==> flow/design.v <==
module dec #(parameter w=2)(
	input [w-1:0] s,
	input e,
	output reg [2**w-1:0] o
);
	always @ (*) begin
		o = 0;
		if (e)
  		  o[s] = 1;
	end
endmodule
module rgst #(
	parameter w=8
)(
	input clk, rst_b, ld, clr,
	input [w-1:0] d,
	output reg [w-1:0] q
);
	always @ (posedge clk, negedge rst_b)
		if (!rst_b)			q <= 0;
		else if (clr)			q <= 0;
		else if (ld)			q <= d;
endmodule
module cntr #(parameter w=8)(
	input clk, rst_b,c_up,clr,
	output reg [w-1:0] q
);
	always @ (posedge clk, negedge rst_b)
		if (!rst_b)			q <= 0;
		else if (c_up)			q <= q+1;
		else if (clr)			q <= 0;
endmodule
module pktmux(
  input [63:0] pkt,msg_len,
  input pad_pkt,zero_pkt,mgln_pkt,
  output reg [63:0] o
);
  always @ (*)
    if (pad_pkt == 1)         o=(1<<63);
    else if (zero_pkt == 1)   o=0;
    else if (mgln_pkt == 1)   o=msg_len;
    else                      o=pkt;
endmodule
module regfl(
  input clk,rst_b,we,
  input [2:0] s,
  input [63:0] d,
  output [511:0] q
);
  wire [7:0] dout;
  dec #(.w(3)) inst1(.s(s),.e(we),.o(dout));
  generate
    genvar i;
    for (i=0; i<8; i=i+1) begin:v
      rgst #(.w(64)) gi(.clk(clk),.rst_b(rst_b),.clr(1'b0),.d(d),.ld(dout[i]),
          .q(q[511-i*64:448-i*64]));
    end
  endgenerate
endmodule
module sha2indpath(
  input clk,rst_b,clr,st_pkt,pad_pkt,zero_pkt,mgln_pkt,
  input [63:0] pkt,
  output [2:0] idx,
  output [511:0] blk
);
  wire [63:0] mlen, mout;
  wire [21:0] mlen_r;
  assign mlen = {42'b0, mlen_r};
  pktmux inst1(.pkt(pkt),.pad_pkt(pad_pkt),.zero_pkt(zero_pkt),
      .mgln_pkt(mgln_pkt),.msg_len(mlen),.o(mout));
  regfl inst2(.clk(clk),.rst_b(rst_b),.we(st_pkt),.d(mout),
      .s(idx),.q(blk));
  cntr #(.w(3)) inst3(.clk(clk),.rst_b(rst_b),.clr(clr),.c_up(st_pkt),.q(idx));
  rgst #(.w(22)) inst4(.clk(clk),.rst_b(rst_b),.clr(clr),.q(mlen_r),
      .ld(st_pkt&(~(pad_pkt|zero_pkt|mgln_pkt))),
      .d(mlen_r+22'd64));
endmodule
module sha2inctrl(
  input clk,rst_b,lst_pkt,
  input [2:0] idx,
  output reg st_pkt,pad_pkt,
  output reg zero_pkt,mgln_pkt,
  output reg blk_val,msg_end
);
  localparam START=0,RX_PKT=1,PAD=2,ZERO=3,MGLN=4,MSG_END=5,STOP=6;
  reg [2:0] st,st_nxt;
  always @ (*)
    case(st)
      START,RX_PKT: if (lst_pkt == 0)             st_nxt=RX_PKT;
                    else                          st_nxt=PAD;
      PAD,ZERO:     if (idx == 6)                 st_nxt=MGLN;
                    else                          st_nxt=ZERO;
      MGLN:                                       st_nxt=MSG_END;
      MSG_END,STOP:                               st_nxt=STOP;
      default:                                    st_nxt=STOP;
    endcase
  always @ (*) begin
    blk_val=0;
    msg_end=0;
    st_pkt=0;
    pad_pkt=0;
    zero_pkt=0;
    mgln_pkt=0;
    case(st)
      START: begin
        st_pkt=1; end
      RX_PKT: begin
        st_pkt=1;
        if (idx == 0)
          blk_val=1; end
      PAD: begin
        st_pkt=1;
        pad_pkt=1;
        if (idx == 0)
          blk_val=1; end
      ZERO: begin
        st_pkt=1;
        zero_pkt=1;
        if (idx == 0)
          blk_val=1; end
      MGLN: begin
        st_pkt=1;
        mgln_pkt=1; end
      MSG_END: begin
        blk_val=1;
        msg_end=1; end
    endcase
  end
  always @ (posedge clk, negedge rst_b)
    if (rst_b == 0)                                 st<=START;
    else                                            st<=st_nxt;
endmodule
module sha2in(
  input clk,rst_b,lst_pkt,
  input [63:0] pkt,
  output [511:0] blk,
  output blk_val,msg_end
);
  wire [2:0] idx;
  wire st_pkt,pad_pkt,zero_pkt,mgln_pkt;
  sha2inctrl ctrl(.clk(clk),.rst_b(rst_b),.lst_pkt(lst_pkt),.idx(idx),
      .st_pkt(st_pkt),.pad_pkt(pad_pkt),.zero_pkt(zero_pkt),
      .mgln_pkt(mgln_pkt),.blk_val(blk_val),.msg_end(msg_end));
  sha2indpath dpath(.clk(clk),.rst_b(rst_b),.clr(1'b0),.st_pkt(st_pkt),
      .pad_pkt(pad_pkt),.zero_pkt(zero_pkt),.mgln_pkt(mgln_pkt),
      .pkt(pkt),.idx(idx),.blk(blk));
endmodule
Appendix: tool output

======== Tool chain data of sha2in ========
Each step is given for the RTL above and for the edited RTL.
Lines under "original" count in the file above, lines under "edited" in the edited file.
"difference": "edited" minus "original" as printed here. "relative change": 100 x difference / "original".
Operators: Yosys type, input widths -> output width; for muxes data width and select width s.
Library cell names are shortened.
Not given: --
design
  top ..................................... sha2in
  clock ................................... clk
  cell library ............................ sky130hd
  corner .................................. tt_025C_1v80

======== Diff ========
Unified diff, file above to edited file.
The edited RTL no longer does the same as the RTL above: the edit was made by script, with no optimisation intended.
begin of diff
@@ -142,6 +142,12 @@
       .st_pkt(st_pkt),.pad_pkt(pad_pkt),.zero_pkt(zero_pkt),
       .mgln_pkt(mgln_pkt),.blk_val(blk_val),.msg_end(msg_end));
+  wire [511:0] blk_0, blk_1;
+  wire [2:0] idx_0, idx_1;
   sha2indpath dpath(.clk(clk),.rst_b(rst_b),.clr(1'b0),.st_pkt(st_pkt),
       .pad_pkt(pad_pkt),.zero_pkt(zero_pkt),.mgln_pkt(mgln_pkt),
-      .pkt(pkt),.idx(idx),.blk(blk));
+      .pkt(pkt),.idx(idx_0),.blk(blk_0));
+  sha2indpath dpath_b (.clk(clk), .rst_b(rst_b), .clr(1'b0), .st_pkt(st_pkt), .pad_pkt(pad_pkt),
+      .zero_pkt(~zero_pkt), .mgln_pkt(mgln_pkt), .pkt(pkt), .idx(idx_1), .blk(blk_1));
+  assign blk = blk_0 ^ blk_1;
+  assign idx = idx_0 ^ idx_1;
 endmodule
end of diff

======== Word-level counts ========
Counts by Yosys on the flattened word-level netlist (proc, flatten, opt, wreduce; memories kept). Register bits leave out memories and registers merged into their read ports (data or address). Print and check cells are left out. Cells with the same type and inputs are merged into one.
bit counts
  element                          original  edited  difference  relative change (%)
  register bits after elaboration  540       1077    +537        +99.44
  output and inout port bits       514       514     0           0.00
  bits of input ports              67        67      0           0.00
  cells after elaboration          46        72      +26         +56.52
cells by class
  element                     original  edited  difference  relative change (%)
  reduce/logical cells        6         6       0           0.00
  muxes and demuxes           15        20      +5          +33.33
  shifts and indexed selects  1         2       +1          +100.00
  bitwise logic cells         4         11      +7          +175.00
  $add $sub $neg              3         6       +3          +100.00
  equal/unequal tests         6         6       0           0.00
operators with widths
  operator               original  edited  difference  relative change (%)
  $mux 64                3         6       +3          +100.00
  $or 1x1->1             2         4       +2          +100.00
  $not 1->1              1         3       +2          +200.00
  $mux 3                 2         3       +1          +50.00
  $add 22x7->22 const B  1         2       +1          +100.00
  $add 3x1->3 const B    1         2       +1          +100.00
  $and 1x1->1            1         2       +1          +100.00
  $mux 8                 1         2       +1          +100.00
  $neg 3->4              1         2       +1          +100.00
  $shift 1x4->8 const A  1         2       +1          +100.00
  $xor 3x3->3            0         1       +1          --
  $xor 512x512->512      0         1       +1          --
Operator kinds equal on both sides are left out: 11.

======== Logic depth ========
Yosys ltp: most cells in a row. Word level: on the elaborated netlist, between registers, memories and ports. Mapped: between sequential cells and ports; inverters and the memories' decode and read muxes count.
logic depth
  element                        original  edited  difference  relative change (%)
  word-level depth               6         7       +1          +16.67
  ABC_AREA                       0         0       --          --
  gate-level depth with buffers  10        11      +1          +10.00
  gate-level depth less buffers  7         6       -1          -14.29

======== After synthesis ========
The flow's flattened synthesis, as Yosys stat reports it; memories are mapped. The netlist is that of the ABC_AREA named above (0 if unset); the other value can give another one.
synthesis totals
  element                            original  edited   difference  relative change (%)
  buffer cells                       113       230      +117        +103.54
  standard cells after synthesis     1793      4001     +2208       +123.15
  synthesis area (µm²)               20266.9   45178.3  +24911.4    +122.92
  flip-flops                         537       1068     +531        +98.88
  sequential part of the area (µm²)  13439.1   26726.9  +13287.8    +98.87
cell types
  cell      original  edited  difference  relative change (%)
  dfrtp_1   536       1067    +531        +99.07
  xor2_1    4         525     +521        +13025.00
  nand2_1   456       831     +375        +82.24
  o21ai_0   383       708     +325        +84.86
  mux2_2    111       249     +138        +124.32
  clkbuf_1  10        78      +68         +680.00
  and2_1    48        112     +64         +133.33
  mux2_4    0         60      +60         --
  buf_2     86        125     +39         +45.35
  inv_1     39        9       -30         -76.92
  mux2i_1   34        4       -30         -88.24
  nor2b_1   0         18      +18         --
  nand2b_1  1         18      +17         +1700.00
  a21o_1    0         17      +17         --
  nor2_1    8         24      +16         +200.00
  a21oi_1   3         19      +16         +533.33
  xnor2_1   13        28      +15         +115.38
  mux2_1    0         11      +11         --
Cell types equal on both sides are left out: 5.
Not every row of either side is listed.
By module: a second synthesis without flattening, with its own total; a netlist apart from the flattened one above.
second synthesis, totals
  element                                        original  edited   difference  relative change (%)
  cells (unflattened synthesis)                  1958      4413     +2455       +125.38
  area total of the unflattened synthesis (µm²)  23685.2   51650.8  +27965.6    +118.07
Rows give one instance, submodules left out.
by module, original
  module       cells  seq. area (µm²)  times used  area (µm²)
  rgst (w=64)  206    1601.5           8           2611.3
  pktmux       143    0.0              1           1048.5
  rgst (w=22)  71     550.5            1           912.1
  sha2indpath  45     0.0              1           310.3
  sha2inctrl   18     151.4            1           230.2
  dec (w=3)    22     0.0              1           150.1
  cntr (w=3)   9      75.1             1           136.4
  regfl        1      0.0              1           3.8
  sha2in       1      0.0              1           3.8
by module, edited
  module       cells  seq. area (µm²)  times used  area (µm²)
  rgst (w=64)  206    1601.5           16          2611.3
  sha2in       517    0.0              1           4518.1
  pktmux       143    0.0              2           1048.5
  rgst (w=22)  71     550.5            2           912.1
  sha2indpath  45     0.0              2           310.3
  dec (w=3)    22     0.0              2           150.1
  cntr (w=3)   9      75.1             2           136.4
  sha2inctrl   18     151.4            1           230.2
  regfl        1      0.0              2           3.8

======== Timing after synthesis ========
OpenSTA on the mapped netlist: ideal clock, no wires. The path of least setup slack (recovery checks aside). Input and output delay are each 20% of the period. Register names are those of the netlist, which keeps one name where synthesis merged equal registers.
path post-synthesis
  element                            original                       edited                           difference  relative change (%)
  kind                               register -> register           register -> register             --          --
  start                              reg dpath.inst3.q[0]           reg dpath_b.inst3.q[0]           --          --
  end                                reg dpath.inst2.v[2].gi.q[22]  reg dpath_b.inst2.v[2].gi.q[10]  --          --
  required time (ns)                 3.875                          3.875                            0.000       0.00
  path slack (ns)                    1.870                          1.473                            -0.397      --
  stages                             9                              10                               +1          +11.11
  library setup time (ns)            0.125                          0.125                            0.000       --
  arrival time (ns)                  2.005                          2.402                            +0.397      +19.80
  buffers on the path                2                              4                                +2          +100.00
  period (ns)                        4.0                            4.0                              0.0         0.00
  launch time at the first pin (ns)  0.000                          0.000                            0.000       --
  path delay (ns)                    2.130                          2.527                            +0.397      +18.64
  synthesis period reached (ns)      2.13                           2.527                            +0.397      +18.64
"path delay" is the arrival time less input delay plus setup time.
"stages": output pins that drive a net of the path, with the launching flip-flop's if there is one; two outputs of one cell count as two.
"synthesis period reached" is the clock period less the worst setup slack; recovery checks do not enter. This is arithmetic on one report: input and output delays are still those of the set period (20% each).
The rows between start and end are the longest chain of elaborated cells between them; the timing report does not say that the signal goes this way. Where chains are equally long, one stands for them.
Each line given opens the expression or statement behind the cell; cells for indexed reads and writes are added by Yosys, which also makes memories of some case tables.
At most two assigning lines are given for a register; there are more.
between the ends, post-synthesis, original
  cell sequence ........................... dfrtp_1 > inv_1 > ha_1 > ha_1 > nand4_1 > a21oi_1 > buf_2 > buf_2 > mux2_2
  length of the longest elaborated chain .. 3
  elaborated cells between the ends (all ways) .. 3
  RTL lines with such cells ............... 2
  those cells by class .................... add/sub (1); shift (1); mux (1)
RTL lines, path post-synthesis, original
  element          line  RTL
  start, declared  26    output reg [w-1:0] q
  start, assigned  29    if (!rst_b) q <= 0;
  start, assigned  30    else if (c_up) q <= q+1;
  $neg 3->4        9     o[s] = 1;
  $shift 1x4->8    9
  $mux 8           8     if (e)
  end, assigned    20    if (!rst_b) q <= 0;
  end, assigned    22    else if (ld) q <= d;
  end, declared    17    output reg [w-1:0] q
between the ends, post-synthesis, edited
  cell sequence ........................... dfrtp_1 > clkbuf_1 > inv_1 > ha_1 > buf_1 > mux2i_1 > or4b_4 > buf_6 > buf_12 > mux2_4
  length of the longest elaborated chain .. 3
  elaborated cells between the ends (all ways) .. 3
  RTL lines with such cells ............... 2
  those cells by class .................... add/sub (1); shift (1); mux (1)
RTL lines, path post-synthesis, edited
  element          line  RTL
  start, declared  26    output reg [w-1:0] q
  start, assigned  29    if (!rst_b) q <= 0;
  start, assigned  30    else if (c_up) q <= q+1;
  $neg 3->4        9     o[s] = 1;
  $shift 1x4->8    9
  $mux 8           8     if (e)
  end, assigned    20    if (!rst_b) q <= 0;
  end, assigned    22    else if (ld) q <= d;
  end, declared    17    output reg [w-1:0] q

======== Timing after layout ========
Path of least setup slack in the final report of the runs of pair 1 (OpenROAD, finished layout, wires in). Where an end is a register, its clock arrival counts in the times.
path post-layout
  element                            original              edited              difference  relative change (%)
  kind                               register -> output    register -> output  --          --
  start                              reg dpath.inst3.q[0]  reg ctrl.st         --          --
  end                                out blk_val           out blk_val         --          --
  buffers on the path                1                     1                   0           0.00
  launch time at the first pin (ns)  0.60                  0.71                +0.11       +18.33
  required time (ns)                 3.20                  3.20                0.00        0.00
  period (ns)                        4.0                   4.0                 0.0         0.00
  path slack (ns)                    0.85                  0.48                -0.37       --
  output delay (ns)                  0.80                  0.80                0.00        0.00
  stages                             7                     5                   -2          -28.57
  arrival time (ns)                  2.35                  2.72                +0.37       +15.74
An end named without its bit number is one bit of that signal or, where synthesis recoded a state register, one of its new flip-flops.
The rows between start and end are the longest chain of elaborated cells between them; the timing report does not say that the signal goes this way. Where chains are equally long, one stands for them.
At most two assigning lines are given for a register; there are more.
between the ends, post-layout, original
  cell sequence ........................... dfrtp_1 > inv_1 > ha_1 > ha_1 > o21ai_0 > nand2b_1 > clkdlybuf4s50_1
  length of the longest elaborated chain .. 3
  elaborated cells between the ends (all ways) .. 3
  those cells by class .................... mux (2); reduce/logical (1)
RTL lines, path post-layout, original
  element          line  RTL
  start, declared  26    output reg [w-1:0] q
  start, assigned  29    if (!rst_b) q <= 0;
  start, assigned  30    else if (c_up) q <= q+1;
  $logic_not 3->1  119   if (idx == 0)
  $mux 1           119
  $pmux 1 s2       104   case(st)
  end, declared    137   output blk_val,msg_end
between the ends, post-layout, edited
  cell sequence ........................... dfrtp_1 > or2_2 > o21ai_0 > o31ai_1 > clkdlybuf4s50_1
RTL lines, path post-layout, edited
  element          line  RTL
  start, declared  86    reg [2:0] st,st_nxt;
  start, assigned  130   if (rst_b == 0)                                 st<=START;
  start, assigned  131   else                                            st<=st_nxt;
  end, declared    137   output blk_val,msg_end
edited: No chain of elaborated cells between the ends is given.

======== Flow runs ========
Both versions went through the flow (Yosys, OpenROAD) with the same settings in each pair. Constraints: input delay and output delay 20% of the set period each, output load 0.01 pF.
settings, pair 1
  CORE_UTILIZATION ........................ 40
  period_ns ............................... 4.0
  CAP_MARGIN .............................. 20
  CORE_MARGIN ............................. 2
  SLEW_MARGIN ............................. 20
final reports, pair 1
  element                                       original  edited    difference  relative change (%)
  setup total negative slack (ns)               0.000     0.000     0.000       --
  standard-cell area of the final layout (µm²)  28667.5   56545.5   +27878.0    +97.25
  die outline area (µm²)                        52484.5   115651.0  +63166.5    +120.35
  mapped cell area after synthesis (µm²)        20266.9   45178.3   +24911.4    +122.92
  total power of the final layout (W)           0.024809  0.054209  +0.029400   +118.51
  smallest setup slack (ns)                     0.851     0.477     -0.374      --
settings, pair 2
  ABC_AREA ................................ 0
  CELL_PAD_IN_SITES_DETAIL_PLACEMENT ...... 0
  CORE_ASPECT_RATIO ....................... 1.43
  CORE_MARGIN ............................. 6
  CORE_UTILIZATION ........................ 30
  CTS_CLUSTER_DIAMETER .................... 255
  GPL_TIMING_DRIVEN ....................... 1
  MIN_ROUTING_LAYER ....................... met1
  PLACE_DENSITY_LB_ADDON .................. 0.12
  SLEW_MARGIN ............................. 30
  period_ns ............................... 4.67
  CAP_MARGIN .............................. 20
final reports, pair 2
  element                                       original  edited    difference  relative change (%)
  setup total negative slack (ns)               0.000     0.000     0.000       --
  standard-cell area of the final layout (µm²)  28857.7   57019.7   +28162.0    +97.59
  die outline area (µm²)                        74037.6   160201.0  +86163.4    +116.38
  mapped cell area after synthesis (µm²)        20266.9   45178.3   +24911.4    +122.92
  total power of the final layout (W)           0.021225  0.046769  +0.025544   +120.35
  smallest setup slack (ns)                     1.456     0.942     -0.514      --
"total power of the final layout" rests on the timing tool's default activity at the inputs, not on a simulated workload.
